==> flow/design.v <==
module alu16bit (
  input clk,                 
  input reset,               
  input [2:0] operation,     
  input [15:0] operand_A,
  input [15:0] operand_B,
  output reg [31:0] result, 
  output reg carry_flag,
  output reg zero_flag
);
parameter [2:0] ADD  = 3'b000,
                SUB  = 3'b001,
                MUL  = 3'b010,
                AND  = 3'b011,
                OR   = 3'b100,
                NAND = 3'b101,
                NOR  = 3'b110,
                XOR  = 3'b111;
reg [31:0] alu_result;  
reg alu_carry;
reg alu_zero;
always @(*) begin
  alu_result = 32'b0;
  alu_carry  = 1'b0;
  alu_zero   = 1'b0;
  case (operation)
    ADD: begin
      {alu_carry, alu_result} = {1'b0, operand_A} + {1'b0, operand_B};
      alu_zero = (alu_result[15:0] == 16'b0);
    end
    SUB: begin
      {alu_carry, alu_result} = {1'b0, operand_A} - {1'b0, operand_B};
      alu_zero = (alu_result[15:0] == 16'b0);
    end
    MUL: begin
      alu_result = operand_A * operand_B;   
      alu_zero = (alu_result == 32'b0);
    end
    AND: begin
      alu_result = {16'b0, (operand_A & operand_B)};
      alu_zero = (alu_result[15:0] == 16'b0);
    end
    OR: begin
      alu_result = {16'b0, (operand_A | operand_B)};
      alu_zero = (alu_result[15:0] == 16'b0);
    end
    NAND: begin
      alu_result = {16'b0, ~(operand_A & operand_B)};
      alu_zero = (alu_result[15:0] == 16'b0);
    end
    NOR: begin
      alu_result = {16'b0, ~(operand_A | operand_B)};
      alu_zero = (alu_result[15:0] == 16'b0);
    end
    XOR: begin
      alu_result = {16'b0, (operand_A ^ operand_B)};
      alu_zero = (alu_result[15:0] == 16'b0);
    end
    default: begin
      alu_result = 32'b0;
      alu_carry  = 1'b0;
      alu_zero   = 1'b1;
    end
  endcase
end
always @(posedge clk) begin
  if (reset) begin
    result     <= 32'b0;
    carry_flag <= 1'b0;
    zero_flag  <= 1'b0;
  end else begin
    result     <= alu_result;
    carry_flag <= alu_carry;
    zero_flag  <= alu_zero;
  end
end
endmodule
======== Tool chain data of alu16bit ========
Module alu16bit before and after one edit of its RTL, step after step.
Lines under "unedited" count in the file above, lines under "edited" in the edited file.
"difference": "edited" minus "unedited" as printed here. "relative change": 100 x difference / "unedited".
Library cell names are shortened.
A cell with - has no value.
inputs
  top ..................................... alu16bit
  clock input ............................. clk
  standard-cell library ................... sky130hd
  timing corner ........................... tt_025C_1v80

======== Diff ========
Unified diff, file above to edited file.
The edit is scripted: it alters the design's behaviour and was not made to optimise anything.
begin of diff
@@ -7,6 +7,8 @@
   output reg [31:0] result, 
   output reg carry_flag,
-  output reg zero_flag
+  output reg zero_flag_o
 );
+reg zero_flag;
+always @(posedge clk) zero_flag_o <= zero_flag;
 parameter [2:0] ADD  = 3'b000,
                 SUB  = 3'b001,
end of diff

======== After elaboration ========
Yosys after proc, flatten, opt, wreduce and memory -nomap, before mapping. Enables and synchronous resets that opt folds into registers are not counted as muxes. Memory bits, and registers merged into a memory's read port (data or address), are not among the register bits. Print and check cells are not counted. Equal cells are merged and count once.
operators by class
  item                        unedited  edited  difference  relative change (%)
  mux-type cells              3         3       0           0.00
  bitwise gates (word level)  5         5       0           0.00
  equal/unequal tests         7         7       0           0.00
  $mul                        1         1       0           0.00
  reduce/logical cells        10        10      0           0.00
  $add $sub $neg              2         2       0           0.00
operators with widths
  cell                                                            unedited  edited  difference  relative change (%)
  16-bit zero test                                                7         7       0           0.00
  3-bit equality test with constant B                             4         4       0           0.00
  3-bit by 2-bit equality test with 1-bit output with constant B  2         2       0           0.00
  16-bit NOT                                                      2         2       0           0.00
  16-bit by 16-bit adder with 17-bit output                       1         1       0           0.00
  16-bit AND                                                      1         1       0           0.00
  3-bit by 1-bit equality test with 1-bit output with constant B  1         1       0           0.00
  3-bit zero test                                                 1         1       0           0.00
  32-bit zero test                                                1         1       0           0.00
  16-bit by 16-bit multiplier with 32-bit output                  1         1       0           0.00
  16-bit OR                                                       1         1       0           0.00
  1-bit parallel mux with 3-bit select                            1         1       0           0.00
  1-bit parallel mux with 8-bit select                            1         1       0           0.00
  32-bit parallel mux with 8-bit select                           1         1       0           0.00
  6-bit OR reduction                                              1         1       0           0.00
  16-bit by 16-bit subtractor with 17-bit output                  1         1       0           0.00
  16-bit bitwise XOR                                              1         1       0           0.00
bit counts
  item                        unedited  edited  difference  relative change (%)
  word-level cells            31        32      +1          +3.23
  bits of input ports         37        37      0           0.00
  register bits               34        35      +1          +2.94
  output and inout port bits  34        34      0           0.00

======== Longest topological paths ========
Longest topological path by Yosys (ltp), each cell counted once; first at word level (registers and memories cut), then after technology mapping (sequential cells cut; the memories' decode and read muxes count).
depth
  item                           unedited  edited  difference  relative change (%)
  word-level depth               4         4       0           0.00
  ABC_AREA                       0         0       -           -
  gate-level depth with buffers  25        25      0           0.00

======== Synthesis result ========
Source: synth_stat.txt of the flow (Yosys; design flattened, memories mapped). It holds for the ABC_AREA given above (unset counts as 0); a run with the other value may have another netlist.
mapped netlist
  item                             unedited  edited   difference  relative change (%)
  cells in the netlist             1602      1593     -9          -0.56
  area of sequential cells (um^2)  680.7     700.7    +20.0       +2.94
  chip area (Yosys) (um^2)         12602.1   12695.9  +93.8       +0.74
  mapped flip-flops                34        35       +1          +2.94
  buffer cells                     76        85       +9          +11.84
cell types
  cell       unedited  edited  difference  relative change (%)
  nor2_1     187       163     -24         -12.83
  nand2_1    194       178     -16         -8.25
  xor2_1     24        9       -15         -62.50
  o211ai_1   8         21      +13         +162.50
  xnor2_1    29        38      +9          +31.03
  clkbuf_1   59        66      +7          +11.86
  nor4_1     15        21      +6          +40.00
  o21ai_1    6         1       -5          -83.33
  buf_1      4         9       +5          +125.00
  o31a_1     3         8       +5          +166.67
  inv_1      282       278     -4          -1.42
  a31oi_1    11        7       -4          -36.36
  nor3_1     33        30      -3          -9.09
  a211oi_1   16        19      +3          +18.75
  a221oi_1   8         5       -3          -37.50
  o2111ai_1  6         3       -3          -50.00
  or2_2      4         7       +3          +75.00
  a221o_1    3         0       -3          -100.00
Not every row of either side is listed.

======== Timing after synthesis ========
Source: OpenSTA report_checks on the synthesized netlist (no wires, ideal clock, input and output delay 20% of the period each), path of least setup slack; recovery checks are left aside. Register names are those of the netlist, which keeps one name where synthesis merged equal registers.
timing post-synthesis
  item                           unedited                 edited                   difference  relative change (%)
  path type                      input port to flip-flop  input port to flip-flop  -           -
  start point                    input operand_B[4]       input operand_B[4]       -           -
  end point                      register result[30]      register result[31]      -           -
  time at the first pin (ps)     1440                     1440                     0           0.00
  driving pins on the path       24                       24                       0           0.00
  path delay (ps)                5841                     5946                     +105        +1.80
  setup slack (ps)               -80                      -186                     -106        -
  library setup time (ps)        66                       71                       +5          -
  arrival time (ps)              7215                     7315                     +100        +1.39
  data required time (ps)        7134                     7129                     -5          -0.07
  period (ps)                    7200                     7200                     0           0.00
  synthesis period reached (ps)  7280                     7386                     +106        +1.46
"path delay" is the arrival time less input delay plus setup time.
"driving pins on the path" counts driving pins, that of a launching flip-flop among them; a cell with two outputs on the path counts twice.
"synthesis period reached" is the clock period less the worst setup slack; recovery checks do not enter. This is arithmetic on one report: input and output delays are still those of the set period (20% each).
Between the ends stands the longest chain of elaborated cells between them, by number of cells; it is not shown to be the way that was timed. Of several equally long chains one is given.
A line is the first line of the expression or statement that the cell stems from. Yosys adds cells for indexed reads and writes and turns some case tables into memories.
between the ends, post-synthesis, unedited
  cells stage by stage .................... inv_1 -> buf_1 -> nor2_1 -> fa_1 -> inv_1 -> fa_1 -> fa_1 -> inv_1 -> fa_1 -> fa_1 -> inv_1 -> fa_1 -> inv_1 -> ha_1 -> nand3_1 -> nor2_1 -> a221oi_1 -> o221a_2 -> a2bb2oi_1 -> a31oi_1 -> or3_1 -> and4_1 -> o21a_1 -> nor2_1
  cells in the longest elaborated chain ... 2
  elaborated cells between the ends (all ways) .. 3
  RTL lines with such cells ............... 3
  those cells by class .................... 1 x add/sub; 1 x mul; 1 x mux
ends and longest elaborated chain, post-synthesis, unedited
  item                                            RTL line  source
  start: declaration                              6         input [15:0] operand_B,
  16-bit by 16-bit multiplier with 32-bit output  36        alu_result = operand_A * operand_B;
  32-bit parallel mux with 8-bit select           26        case (operation)
  end: assignment                                 68        result     <= 32'b0;
  end: assignment                                 72        result     <= alu_result;
  end: declaration                                7         output reg [31:0] result,
between the ends, post-synthesis, edited
  cells stage by stage .................... inv_1 -> buf_1 -> nor2_1 -> fa_1 -> inv_1 -> fa_1 -> fa_1 -> inv_1 -> fa_1 -> fa_1 -> inv_1 -> fa_1 -> inv_1 -> ha_1 -> buf_2 -> a211oi_1 -> o21bai_1 -> a31oi_1 -> inv_1 -> o41a_1 -> nor2_1 -> mux2i_1 -> or4_1 -> a21oi_1
  cells in the longest elaborated chain ... 2
  elaborated cells between the ends (all ways) .. 3
  RTL lines with such cells ............... 3
  those cells by class .................... 1 x add/sub; 1 x mul; 1 x mux
ends and longest elaborated chain, post-synthesis, edited
  item                                            RTL line  source
  start: declaration                              6         input [15:0] operand_B,
  16-bit by 16-bit multiplier with 32-bit output  38        alu_result = operand_A * operand_B;
  32-bit parallel mux with 8-bit select           28        case (operation)
  end: assignment                                 70        result     <= 32'b0;
  end: assignment                                 74        result     <= alu_result;
  end: declaration                                7         output reg [31:0] result,

======== Worst path after layout ========
Path of least setup slack in the final report of each run of pair 1 (OpenROAD, finished layout, wires in). Where an end is a register, its clock arrival counts in the times.
The report prints the path's times to 10 ps; the period is as set.
timing after layout
  item                        unedited                 edited                   difference  relative change (%)
  path type                   input port to flip-flop  input port to flip-flop  -           -
  start point                 input operand_A[3]       input operand_A[8]       -           -
  end point                   register zero_flag       register zero_flag       -           -
  period (ps)                 7110                     7110                     0           0.00
  time at the first pin (ps)  1420                     1420                     0           0.00
  setup slack (ps)            80                       20                       -60         -
  library setup time (ps)     70                       60                       -10         -
  arrival time (ps)           7240                     7320                     +80         +1.10
  data required time (ps)     7320                     7330                     +10         +0.14
  driving pins on the path    26                       24                       -2          -7.69
Between the ends stands the longest chain of elaborated cells between them, by number of cells; it is not shown to be the way that was timed. Of several equally long chains one is given.
between the ends, after layout, unedited
  cells stage by stage .................... buf_4 -> clkinvlp_4 -> buf_6 -> buf_6 -> nor2_2 -> fa_1 -> inv_2 -> fa_2 -> fa_2 -> fa_1 -> inv_2 -> fa_1 -> inv_2 -> fa_1 -> inv_2 -> ha_4 -> and3_4 -> o21a_1 -> o31a_1 -> a211o_4 -> buf_4 -> xnor2_1 -> or3_4 -> nor4_4 -> nand4_1 -> o21ai_1
  cells in the longest elaborated chain ... 4
  elaborated cells between the ends (all ways) .. 17
  those cells by class .................... 2 x add/sub; 1 x mul; 1 x mux; 5 x logic; 8 x reduce/logical
ends and longest elaborated chain, after layout, unedited
  item                                  RTL line  source
  start: declaration                    5         input [15:0] operand_A,
  16-bit OR                             52        alu_result = {16'b0, ~(operand_A | operand_B)};
  16-bit NOT                            52
  16-bit zero test                      53        alu_zero = (alu_result[15:0] == 16'b0);
  1-bit parallel mux with 8-bit select  26        case (operation)
  end: assignment                       70        zero_flag  <= 1'b0;
  end: assignment                       74        zero_flag  <= alu_zero;
  end: declaration                      9         output reg zero_flag
between the ends, after layout, edited
  cells stage by stage .................... clkbuf_4 -> buf_6 -> nand2_1 -> fa_1 -> fa_1 -> fa_1 -> fa_1 -> inv_2 -> fa_1 -> inv_1 -> fa_1 -> inv_2 -> ha_4 -> o21a_1 -> a21o_1 -> buf_4 -> a21oi_1 -> nand4b_1 -> buf_4 -> a21o_1 -> a22oi_2 -> o2111ai_2 -> or3_1 -> o21ai_1
  cells in the longest elaborated chain ... 4
  elaborated cells between the ends (all ways) .. 17
  those cells by class .................... 2 x add/sub; 1 x mul; 1 x mux; 5 x logic; 8 x reduce/logical
ends and longest elaborated chain, after layout, edited
  item                                  RTL line  source
  start: declaration                    5         input [15:0] operand_A,
  16-bit OR                             54        alu_result = {16'b0, ~(operand_A | operand_B)};
  16-bit NOT                            54
  16-bit zero test                      55        alu_zero = (alu_result[15:0] == 16'b0);
  1-bit parallel mux with 8-bit select  28        case (operation)
  end: assignment                       72        zero_flag  <= 1'b0;
  end: assignment                       76        zero_flag  <= alu_zero;
  end: declaration                      11        reg zero_flag;

======== Measured runs ========
Both versions went through the flow (Yosys, OpenROAD) with the same settings in each pair. Constraints: input delay and output delay 20% of the set period each, output load 0.01 pF.
flow settings, pair 1
  period_ns ............................... 7.11
  CAP_MARGIN .............................. 20
  CORE_MARGIN ............................. 2
  CORE_UTILIZATION ........................ 40
  SLEW_MARGIN ............................. 20
results, pair 1
  item                                    unedited  edited   difference  relative change (%)
  standard-cell area after layout (um^2)  17282.8   17023.8  -259.0      -1.50
  smallest hold slack (ps)                1899      335      -1564       -
  die footprint (um^2)                    32940.4   33180.4  +240.0      +0.73
  worst setup slack after layout (ps)     81        17       -64         -
  chip area in the Yosys report (um^2)    12602.1   12695.9  +93.8       +0.74
